==> flow/design.v <==
`timescale 1ns / 1ps
module reg_file(
	input clk,
	input write_en,
	input [3:0] wrData,
	input [15:0] DataIn,
	input [3:0] rdDataA,
	input [3:0] rdDataB,
	output reg [15:0] A,
	output reg [15:0] B);
	reg [15:0] reg1,  reg2,  reg3,  reg4;
   reg [15:0] reg5,  reg6,  reg7,  reg8;
   reg [15:0] reg9,  reg10, reg11, reg12;
   reg [15:0] reg13, reg14, reg15;
	always@(*)
	begin
		case (rdDataA)
		 0 : A = 0;
		 1 : A = reg1;
		 2 : A = reg2;
		 3 : A = reg3;
		 4 : A = reg4;
		 5 : A = reg5;
		 6 : A = reg6;
		 7 : A = reg7;
		 8 : A = reg8;
		 9 : A = reg9;
		 10 : A = reg10;
		 11 : A = reg11;
		 12 : A = reg12;
		 13 : A = reg13;
		 14 : A = reg14;
		 15 : A = reg15;
		endcase
		case (rdDataB)
		 0 : B = 0;
		 1 : B = reg1;
		 2 : B = reg2;
		 3 : B = reg3;
		 4 : B = reg4;
		 5 : B = reg5;
		 6 : B = reg6;
		 7 : B = reg7;
		 8 : B = reg8;
		 9 : B = reg9;
		 10 : B = reg10;
		 11 : B = reg11;
		 12 : B = reg12;
		 13 : B = reg13;
		 14 : B = reg14;
		 15 : B = reg15;
		endcase	
	end
	always@(posedge clk)
	begin
	   if (write_en)
			case (wrData)
				0 : begin end
				1 : reg1 <= DataIn;
				2 : reg2 <= DataIn;
				3 : reg3 <= DataIn;
				4 : reg4 <= DataIn;
				5 : reg5 <= DataIn;
				6 : reg6 <= DataIn;
				7 : reg7 <= DataIn;
				8 : reg8 <= DataIn;
				9 : reg9 <= DataIn;
			  10 : reg10 <= DataIn;
			  11 : reg11 <= DataIn;
			  12 : reg12 <= DataIn;
			  13 : reg13 <= DataIn;
			  14 : reg14 <= DataIn;
			  15 : reg15 <= DataIn;
			endcase
	end
endmodule
`timescale 1ns / 1ps
module Core(
	input             clk,
	input             rst,                        
	input      [15:0] mem_to_core_data,           
	output reg [15:0] core_to_mem_data,           
	output reg [23:0] core_to_mem_address,        
	output reg        core_to_mem_write_enable);  
	parameter ADD  = 4'b0000;
	parameter ADDI = 4'b0001;
	parameter SUB  = 4'b0010;
	parameter LW   = 4'b0011;
	parameter SW   = 4'b0100;
	parameter LUI  = 4'b0101;
	parameter CMP  = 4'b0110;
	parameter BR   = 4'b0111;
	parameter JMP  = 4'b1000;
	parameter SLL  = 4'b1001;
	parameter SLR  = 4'b1010;
	parameter AND  = 4'b1011;
	parameter NAND = 4'b1100;
	parameter OR   = 4'b1101;
	parameter NOT  = 4'b1110;
	parameter LLI  = 4'b1111;
	parameter FETCH   = 3'b000;
	parameter DECODE  = 3'b001;
	parameter EXECUTE = 3'b010;
	parameter LOAD1   = 3'b011;
	parameter LOAD2   = 3'b100;
	parameter STORE   = 3'b101;
	parameter BRANCH  = 3'b110;
	parameter JUMP    = 3'b111;
	reg        zero;                   
	reg        negative;               
	reg        addr_ext;               
	reg [2:0]  core_state;             
	reg [23:0] pc;                     
	reg [3:0]  opcode;
	reg [3:0]  offset;
	reg [3:0]  dest_index;
	reg [3:0]  branch_index;
	reg [7:0]  immediate;
	reg [15:0] reg_data1;
	reg [15:0] reg_data2;
	reg         write_enable;
	reg  [3:0]  read_index1;
	reg  [3:0]  read_index2;
	reg  [3:0]  write_index;
	reg  [15:0] write_data;
	wire [15:0] read_data1;
	wire [15:0] read_data2;
	reg_file _reg_file(
	 .clk      (clk), 
	 .rdDataA  (read_index1),
	 .rdDataB  (read_index2),
	 .write_en (write_enable),
	 .DataIn   (write_data),
	 .wrData   (write_index),
	 .A		  (read_data1),
	 .B		  (read_data2));
	always@(*)
	begin
	 read_index1  = 0;
	 read_index2  = 0;
	 write_data   = 0;
	 write_enable = 0;
	 write_index  = 0;
	 core_to_mem_address      = 0;
	 core_to_mem_data         = 0;
	 core_to_mem_write_enable = 0;
	 case (core_state)
	  FETCH:   core_to_mem_address = pc;
	  DECODE:  begin 
				   read_index1 = mem_to_core_data[11:8];  
				   read_index2 = mem_to_core_data[7:4];   
			     end
	  EXECUTE: begin 
	            write_index  = dest_index;
				   write_enable = 1;
				   if      (opcode == ADD)
				    write_data = reg_data1 + reg_data2;
				   else if (opcode == ADDI)
				    write_data = reg_data1 + immediate;
				   else if (opcode == SUB)
				    write_data = reg_data2 - reg_data1;						 
				   else if (opcode == SLL)
				    write_data = reg_data1 << offset;
				   else if (opcode == SLR)
				    write_data = reg_data1 >> offset;
				   else if (opcode == AND)
				    write_data = reg_data1 & reg_data2;
				   else if (opcode == NAND)
				    write_data = ~(reg_data1 & reg_data2);
				   else if (opcode == OR)
				    write_data = reg_data1 | reg_data2;
				   else if (opcode == NOT)
				    write_data = ~reg_data1;
				   else if (opcode == LUI)
				    write_data = {immediate, reg_data1[7:0]};
				   else if (opcode == LLI)
				    write_data = {reg_data1[15:8], immediate};
				   else if (opcode == CMP)
				    write_enable = 0;
				  end
	  LOAD1:   begin
					if (addr_ext == 0)
				    core_to_mem_address = pc;
					else
					 core_to_mem_address = {immediate, mem_to_core_data};
				  end
	  LOAD2:   begin
				   write_enable = 1;
				   write_index  = dest_index;
				   write_data   = mem_to_core_data;
				  end
	  STORE:   begin
					if (addr_ext == 0)
					 core_to_mem_address = pc;
					else
					 begin
					  core_to_mem_address      = {immediate,mem_to_core_data};
					  core_to_mem_data         = reg_data1;
				     core_to_mem_write_enable = 1;
					 end
				  end
	  BRANCH: begin 
					if (addr_ext == 0)
				    core_to_mem_address = pc;
					else
					 core_to_mem_address = core_to_mem_address;
				 end
	  JUMP:   begin 
			      if (addr_ext == 0)
				    core_to_mem_address = pc;
					else
					 core_to_mem_address = core_to_mem_address;
				 end
	 endcase
	end
	always@(posedge clk)
	 begin	
	 if (rst)
	  begin
	   core_state <= FETCH;
	   pc         <= 24'h3c8c;
	   addr_ext   <= 0;
	  end
	 else
	 case (core_state)
	  FETCH:   begin 
			      core_state <= DECODE;
			      pc         <= pc + 1'b1;
			     end
	  DECODE:  begin
				   opcode        = mem_to_core_data[15:12];
				   immediate    <= mem_to_core_data[7:0];
				   offset       <= mem_to_core_data[3:0];
				   reg_data1    <= read_data1;
				   reg_data2    <= read_data2;
					branch_index <= mem_to_core_data[11:8];
				   if (opcode == LW || opcode == LUI || opcode == LLI || opcode == ADDI)
				    dest_index <= mem_to_core_data[11:8];
				   else
				    dest_index <= mem_to_core_data[7:4];
				   if (opcode == ADD  ||
				       opcode == ADDI ||
				       opcode == SUB  ||
				       opcode == CMP  ||
				       opcode == SLL  ||
				       opcode == SLR  ||
				       opcode == AND  ||
				       opcode == NAND ||
				       opcode == OR   ||
				       opcode == LUI  ||
				       opcode == LLI  ||
				       opcode == NOT)
				    core_state <= EXECUTE;
				   else if (opcode == LW)
				    core_state <= LOAD1;
				   else if (opcode == SW)
				    core_state <= STORE;
				   else if (opcode == BR)
				    core_state <= BRANCH;
				   else if (opcode == JMP)
				    core_state <= JUMP;
				  end
	  EXECUTE: begin 
				   if (opcode == CMP) 
				    begin
					  zero <= reg_data1 == reg_data2;
					  if (reg_data1 < reg_data2)
					   negative <= 1;	
					  else
					   negative <= 0;
				    end
				   core_state <= FETCH;
				  end
	  LOAD1:   begin
				   if (addr_ext == 1)
				    begin 
				     core_state <= LOAD2;
			        addr_ext   <= 0;
				    end
				   else
				    addr_ext <= 1;
				  end
	  LOAD2:   begin
	            core_state <= FETCH;
					pc         <= pc + 1'b1;
	           end
	  STORE:   begin
				   if (addr_ext == 1)
					 begin
				     core_state <= FETCH;
					  pc         <= pc + 1'b1;
					  addr_ext   <= 0;
					 end
				   else
				    addr_ext <= 1;
				  end
	  BRANCH:  begin
					if (addr_ext == 1)
				    begin 
				     if      (branch_index == 4'b0000)  
				      if (zero)
				       pc <= {immediate, mem_to_core_data};
				      else
				       pc <= pc + 1'b1; 
				     else if (branch_index == 4'b0001)  
				      if (!zero)
				       pc <= {immediate, mem_to_core_data};	
				      else
				       pc <= pc + 1'b1; 					  
				     else if (branch_index == 4'b0010)  
				      if (negative)
				       pc <= {immediate, mem_to_core_data};	
				      else
				       pc <= pc + 1'b1;
				     else if (branch_index == 4'b0011)  
				      if (zero || negative)
				       pc <= {immediate, mem_to_core_data};	
				      else
				       pc <= pc + 1'b1;					  
				     else if (branch_index == 4'b0100)  
				      if (!negative && !zero)
				       pc <= {immediate, mem_to_core_data}; 
				      else
				       pc <= pc + 1'b1;
				     else if (branch_index == 4'b0101)  
				      if (!negative || zero)
				       pc <= {immediate, mem_to_core_data};
				      else
				       pc <= pc + 1'b1;  
				     core_state <= FETCH;
				     addr_ext   <= 0;
				    end
				   else
				    addr_ext <= 1;
				  end
	  JUMP:    begin
				   if (addr_ext == 1)
				    begin 
			        pc <= {immediate, mem_to_core_data};
				     core_state <= FETCH;
			        addr_ext <= 0;
				    end
				   else
				    addr_ext <= 1;
				  end	
	  endcase
	 end
endmodule
[Tool chain data of Core]
Tool output for the design above, in the order of the flow.
Line numbers count from 1 in the design file above.
Not given: -
Design
  top module: Core
  clock: clk
  cell library: sky130hd
  timing corner: tt_025C_1v80

[After elaboration]
Counts by Yosys on the flattened word-level netlist (proc, flatten, opt, wreduce; memories kept). Register bits leave out memories and registers merged into their read ports (data or address). Print and check cells are left out.
Operators by class
  bitwise logic cells: 6
  shifts and indexed selects: 2
  magnitude comparators: 1
  reduce/logical cells: 58
  equal/unequal tests: 90
  add/sub/neg operators: 4
  muxes and demuxes: 65
Operator list (count)
  16-bit parallel mux with 16-bit select: 2
  24-bit two-way mux: 16
  16-bit two-way mux: 12
  24-bit parallel mux with 4-bit select: 2
  4-bit equality test (second input constant): 39
  4-bit by 3-bit equality test with 1-bit output (second input constant): 20
  16-bit parallel mux with 3-bit select: 1
  4-bit by 2-bit equality test with 1-bit output (second input constant): 11
  2-bit AND reduction: 17
  16-bit inverter: 2
  16-bit parallel mux with 2-bit select: 1
  24-bit by 1-bit adder with 24-bit output (second input constant): 1
  4-bit by 1-bit equality test with 1-bit output (second input constant): 6
  4-bit parallel mux with 2-bit select: 3
  3-bit two-way mux: 7
  4-bit zero test: 5
  1-bit logical OR: 16
  16-bit adder: 1
  16-bit subtractor: 1
  16-bit < comparator: 1
  16-bit equality test: 1
  16-bit bitwise AND: 1
  16-bit bitwise OR: 1
  16-bit by 4-bit left shift with 16-bit output: 1
  16-bit by 4-bit right shift with 16-bit output: 1
  16-bit by 8-bit adder with 16-bit output: 1
  1-bit two-way mux: 16
  3-bit parallel mux with 5-bit select: 1
Other operator kinds: 23; their cells: 39.
Bit counts
  register bits after elaboration: 326
  input port bits: 18
  elaborated cells: 253
  output and inout port bits: 41

[Longest topological paths]
Yosys ltp: most cells in a row. Word level: on the elaborated netlist, between registers, memories and ports. Mapped: between sequential cells and ports; inverters and the memories' decode and read muxes count.
Logic depth
  word-level depth: 15
  ABC_AREA: 0
  depth in mapped cells: 11
  depth with buffers taken out: 10

[Synthesis result]
Yosys stat after the flow's synthesis: flattened, memories mapped to cells. It holds for the ABC_AREA given above (unset counts as 0); a run with the other value may have another netlist.
The area totals of this step are shown rounded.
Mapped netlist
  sequential area: 9490 um^2
  cell count: 2116
  buffer cells: 166
  mapped area: 21300 um^2
  flip-flops: 327
Cells by type
  sky130_fd_sc_hd__edfxtp_1: count 294, area in all 8.83E+03 um^2
  sky130_fd_sc_hd__ha_1: count 58, area in all 725.696 um^2
  sky130_fd_sc_hd__o21ai_0: count 135, area in all 675.648 um^2
  sky130_fd_sc_hd__dfxtp_1: count 33, area in all 660.634 um^2
  sky130_fd_sc_hd__nor2_1: count 166, area in all 623.098 um^2
  sky130_fd_sc_hd__nand2_1: count 159, area in all 596.822 um^2
  sky130_fd_sc_hd__a22oi_1: count 77, area in all 578.054 um^2
  sky130_fd_sc_hd__a221oi_1: count 63, area in all 551.779 um^2
  sky130_fd_sc_hd__a21oi_1: count 105, area in all 525.504 um^2
  sky130_fd_sc_hd__mux2_2: count 43, area in all 484.214 um^2
  sky130_fd_sc_hd__nand3_1: count 78, area in all 390.374 um^2
  sky130_fd_sc_hd__mux4_2: count 17, area in all 382.867 um^2
  sky130_fd_sc_hd__clkbuf_1: count 97, area in all 364.099 um^2
  sky130_fd_sc_hd__xnor2_1: count 36, area in all 315.302 um^2
  sky130_fd_sc_hd__nor3_1: count 57, area in all 285.274 um^2
  sky130_fd_sc_hd__a22o_1: count 32, area in all 280.269 um^2
  sky130_fd_sc_hd__a222oi_1: count 26, area in all 260.25 um^2
  sky130_fd_sc_hd__mux2i_1: count 24, area in all 240.23 um^2
Not listed: further types 66, cells in them 616.
By module: a second synthesis without flattening, with its own total; a netlist apart from the flattened one above.
Second synthesis, totals
  cells (unflattened synthesis): 2144
  area (unflattened synthesis): 21800 um^2
Each row is one instance without its submodules.
Modules
  reg_file: area 11500 um^2, seq. area 7210 um^2, cells 827, instances 1
  Core: area 10200 um^2, seq. area 2280 um^2, cells 1317, instances 1

[Timing after synthesis]
OpenSTA on the mapped netlist: ideal clock, no wires. The path of least setup slack (recovery checks aside). Input and output delay are each 20% of the period. Register names are those of the netlist, which keeps one name where synthesis merged equal registers.
Path after synthesis
  path type: input -> output
  start point: input mem_to_core_data[8]
  end point: output core_to_mem_address[8]
  path buffers: 2
  stages: 4
  output delay: 1.400 ns
  delay of the path: 1.047 ns
  data required time: 5.600 ns
  time at the first pin: 1.400 ns
  period: 7.0 ns
  arrival: 2.447 ns
  setup slack: 3.153 ns
  external input delay: 1.400 ns
  synthesis period reached: 3.847 ns
"delay of the path" = arrival - input delay + setup time.
A path that ends at an output port has no setup time.
"stages" counts driving pins, that of a launching flip-flop among them; a cell with two outputs on the path counts twice.
"synthesis period reached" = period - worst setup slack (recovery checks aside). The figure is calculated, with input and output delays left at 20% of the set period.
The rows between start and end are the longest chain of elaborated cells between them; the timing report does not say that the signal goes this way. Where chains are equally long, one stands for them.
Each line given opens the expression or statement behind the cell; cells for indexed reads and writes are added by Yosys, which also makes memories of some case tables.
Between the ends, after synthesis
  path through: sky130_fd_sc_hd__buf_1 sky130_fd_sc_hd__clkbuf_1 sky130_fd_sc_hd__o21ai_0 sky130_fd_sc_hd__a21oi_1
  cells in the longest elaborated chain: 2
  elaborated cells between the ends (all ways): 2
  classes of those cells: mux (2)
Ends and longest elaborated chain, after synthesis
  start, declared: line 81  | input [15:0] mem_to_core_data,
  24-bit two-way mux: line 182  | if (addr_ext == 0)
  24-bit parallel mux with 4-bit select: line 147  | case (core_state)
  end, declared: line 83  | output reg [23:0] core_to_mem_address,

[Timing after layout]
Path of least setup slack in the final report of record 2 (OpenROAD, finished layout, wires in). Where an end is a register, its clock arrival counts in the times.
Path post-layout
  path type: register -> output
  start point: register core_state
  end point: output core_to_mem_address[21]
  arrival: 3.84 ns
  output delay: 1.08 ns
  data required time: 4.33 ns
  path buffers: 2
  stages: 9
  period: 5.41 ns
  time at the first pin: 0.57 ns
  setup slack: 0.49 ns
An end named without its bit number is one bit of that signal or, where synthesis recoded a state register, one of its new flip-flops.
The rows between start and end are the longest chain of elaborated cells between them; the timing report does not say that the signal goes this way. Where chains are equally long, one stands for them.
A register here has more assigning lines than the two given.
Between the ends, post-layout
  path through: sky130_fd_sc_hd__dfxtp_1 sky130_fd_sc_hd__buf_4 sky130_fd_sc_hd__or2_2 sky130_fd_sc_hd__nor3_1 sky130_fd_sc_hd__nand2_1 sky130_fd_sc_hd__nand2_1 sky130_fd_sc_hd__o21ai_0 sky130_fd_sc_hd__a21oi_1 sky130_fd_sc_hd__clkdlybuf4s50_1
  cells in the longest elaborated chain: 3
  elaborated cells between the ends (all ways): 12
  classes of those cells: eq/ne (7); mux (1); reduce/logical (4)
Ends and longest elaborated chain, post-layout
  start, declared: line 112  | reg [2:0] core_state;
  start, assigned: line 220  | core_state <= FETCH;
  start, assigned: line 227  | core_state <= DECODE;
  3-bit equality test: line 147  | case (core_state)
  2-bit OR reduction
  24-bit parallel mux with 4-bit select: line 147
  end, declared: line 83  | output reg [23:0] core_to_mem_address,

Top module Core; platform sky130hd; tools Yosys and OpenROAD; 6 stored runs in no particular order. Input and output delays are each 20% of the period that was set; the output load is 0.01 pF.
"achieved clock period" = clock period - worst setup slack. The figure is calculated, with input and output delays left at 20% of the set period.
"power" rests on the timing tool's default activity at the inputs, not on a simulated workload.
Values from the reports are rounded here.
[record 1] settings: ABC_AREA=0, CAP_MARGIN=35, CELL_PAD_IN_SITES_GLOBAL_PLACEMENT=3, CORE_ASPECT_RATIO=0.83, CORE_UTILIZATION=46, MAX_ROUTING_LAYER=met4, MIN_ROUTING_LAYER=met2, SETUP_SLACK_MARGIN=0.94, SLEW_MARGIN=30, TNS_END_PERCENT=100, period_ns=5.72, CORE_MARGIN=2
[record 1] result: did not finish, routing stopped with GRT-0116
[record 2] settings: CORE_UTILIZATION=40, period_ns=5.41, CAP_MARGIN=20, CORE_MARGIN=2, SLEW_MARGIN=20
[record 2] result: chip area after synthesis (Yosys) 21300 um^2, die area 55000 um^2, utilization 45.7%, worst setup slack after layout 0.486 ns, worst hold slack 0.565 ns, power 6.47 mW, achieved clock period 4.924 ns
[record 3] settings: ABC_AREA=1, CAP_MARGIN=35, CELL_PAD_IN_SITES_GLOBAL_PLACEMENT=3, CORE_ASPECT_RATIO=0.83, CORE_UTILIZATION=46, HOLD_SLACK_MARGIN=0.07, MAX_ROUTING_LAYER=met4, SLEW_MARGIN=30, TNS_END_PERCENT=100, period_ns=6.08, CORE_MARGIN=2
[record 3] result: did not finish, placement stopped with GPL-0301
[record 4] settings: ABC_AREA=1, CAP_MARGIN=40, CELL_PAD_IN_SITES_GLOBAL_PLACEMENT=2, CORE_ASPECT_RATIO=0.52, CORE_UTILIZATION=40, CTS_CLUSTER_DIAMETER=253, GPL_ROUTABILITY_DRIVEN=1, GPL_TIMING_DRIVEN=0, HOLD_SLACK_MARGIN=0.26, MAX_ROUTING_LAYER=met4, MIN_ROUTING_LAYER=met2, SLEW_MARGIN=30, period_ns=3.31, CORE_MARGIN=2
[record 4] result: did not finish, routing stopped with GRT-0116
[record 5] settings: ABC_AREA=0, CAP_MARGIN=5, CELL_PAD_IN_SITES_GLOBAL_PLACEMENT=2, CORE_ASPECT_RATIO=0.52, CORE_UTILIZATION=66, CTS_CLUSTER_DIAMETER=253, CTS_CLUSTER_SIZE=84, GPL_ROUTABILITY_DRIVEN=1, GPL_TIMING_DRIVEN=0, HOLD_SLACK_MARGIN=0.26, MAX_ROUTING_LAYER=met4, MIN_ROUTING_LAYER=met1, SETUP_SLACK_MARGIN=0.19, SLEW_MARGIN=30, period_ns=3.31, CORE_MARGIN=2
[record 5] result: did not finish, placement stopped with GPL-0301
[record 6] settings: ABC_AREA=1, CAP_MARGIN=10, CELL_PAD_IN_SITES_DETAIL_PLACEMENT=2, CORE_UTILIZATION=59, CTS_CLUSTER_SIZE=61, GPL_TIMING_DRIVEN=0, MAX_ROUTING_LAYER=met4, MIN_ROUTING_LAYER=met1, PLACE_DENSITY_LB_ADDON=0.24, SLEW_MARGIN=10, period_ns=4.34, CORE_MARGIN=2
[record 6] result: did not finish, placement stopped with DPL-0033
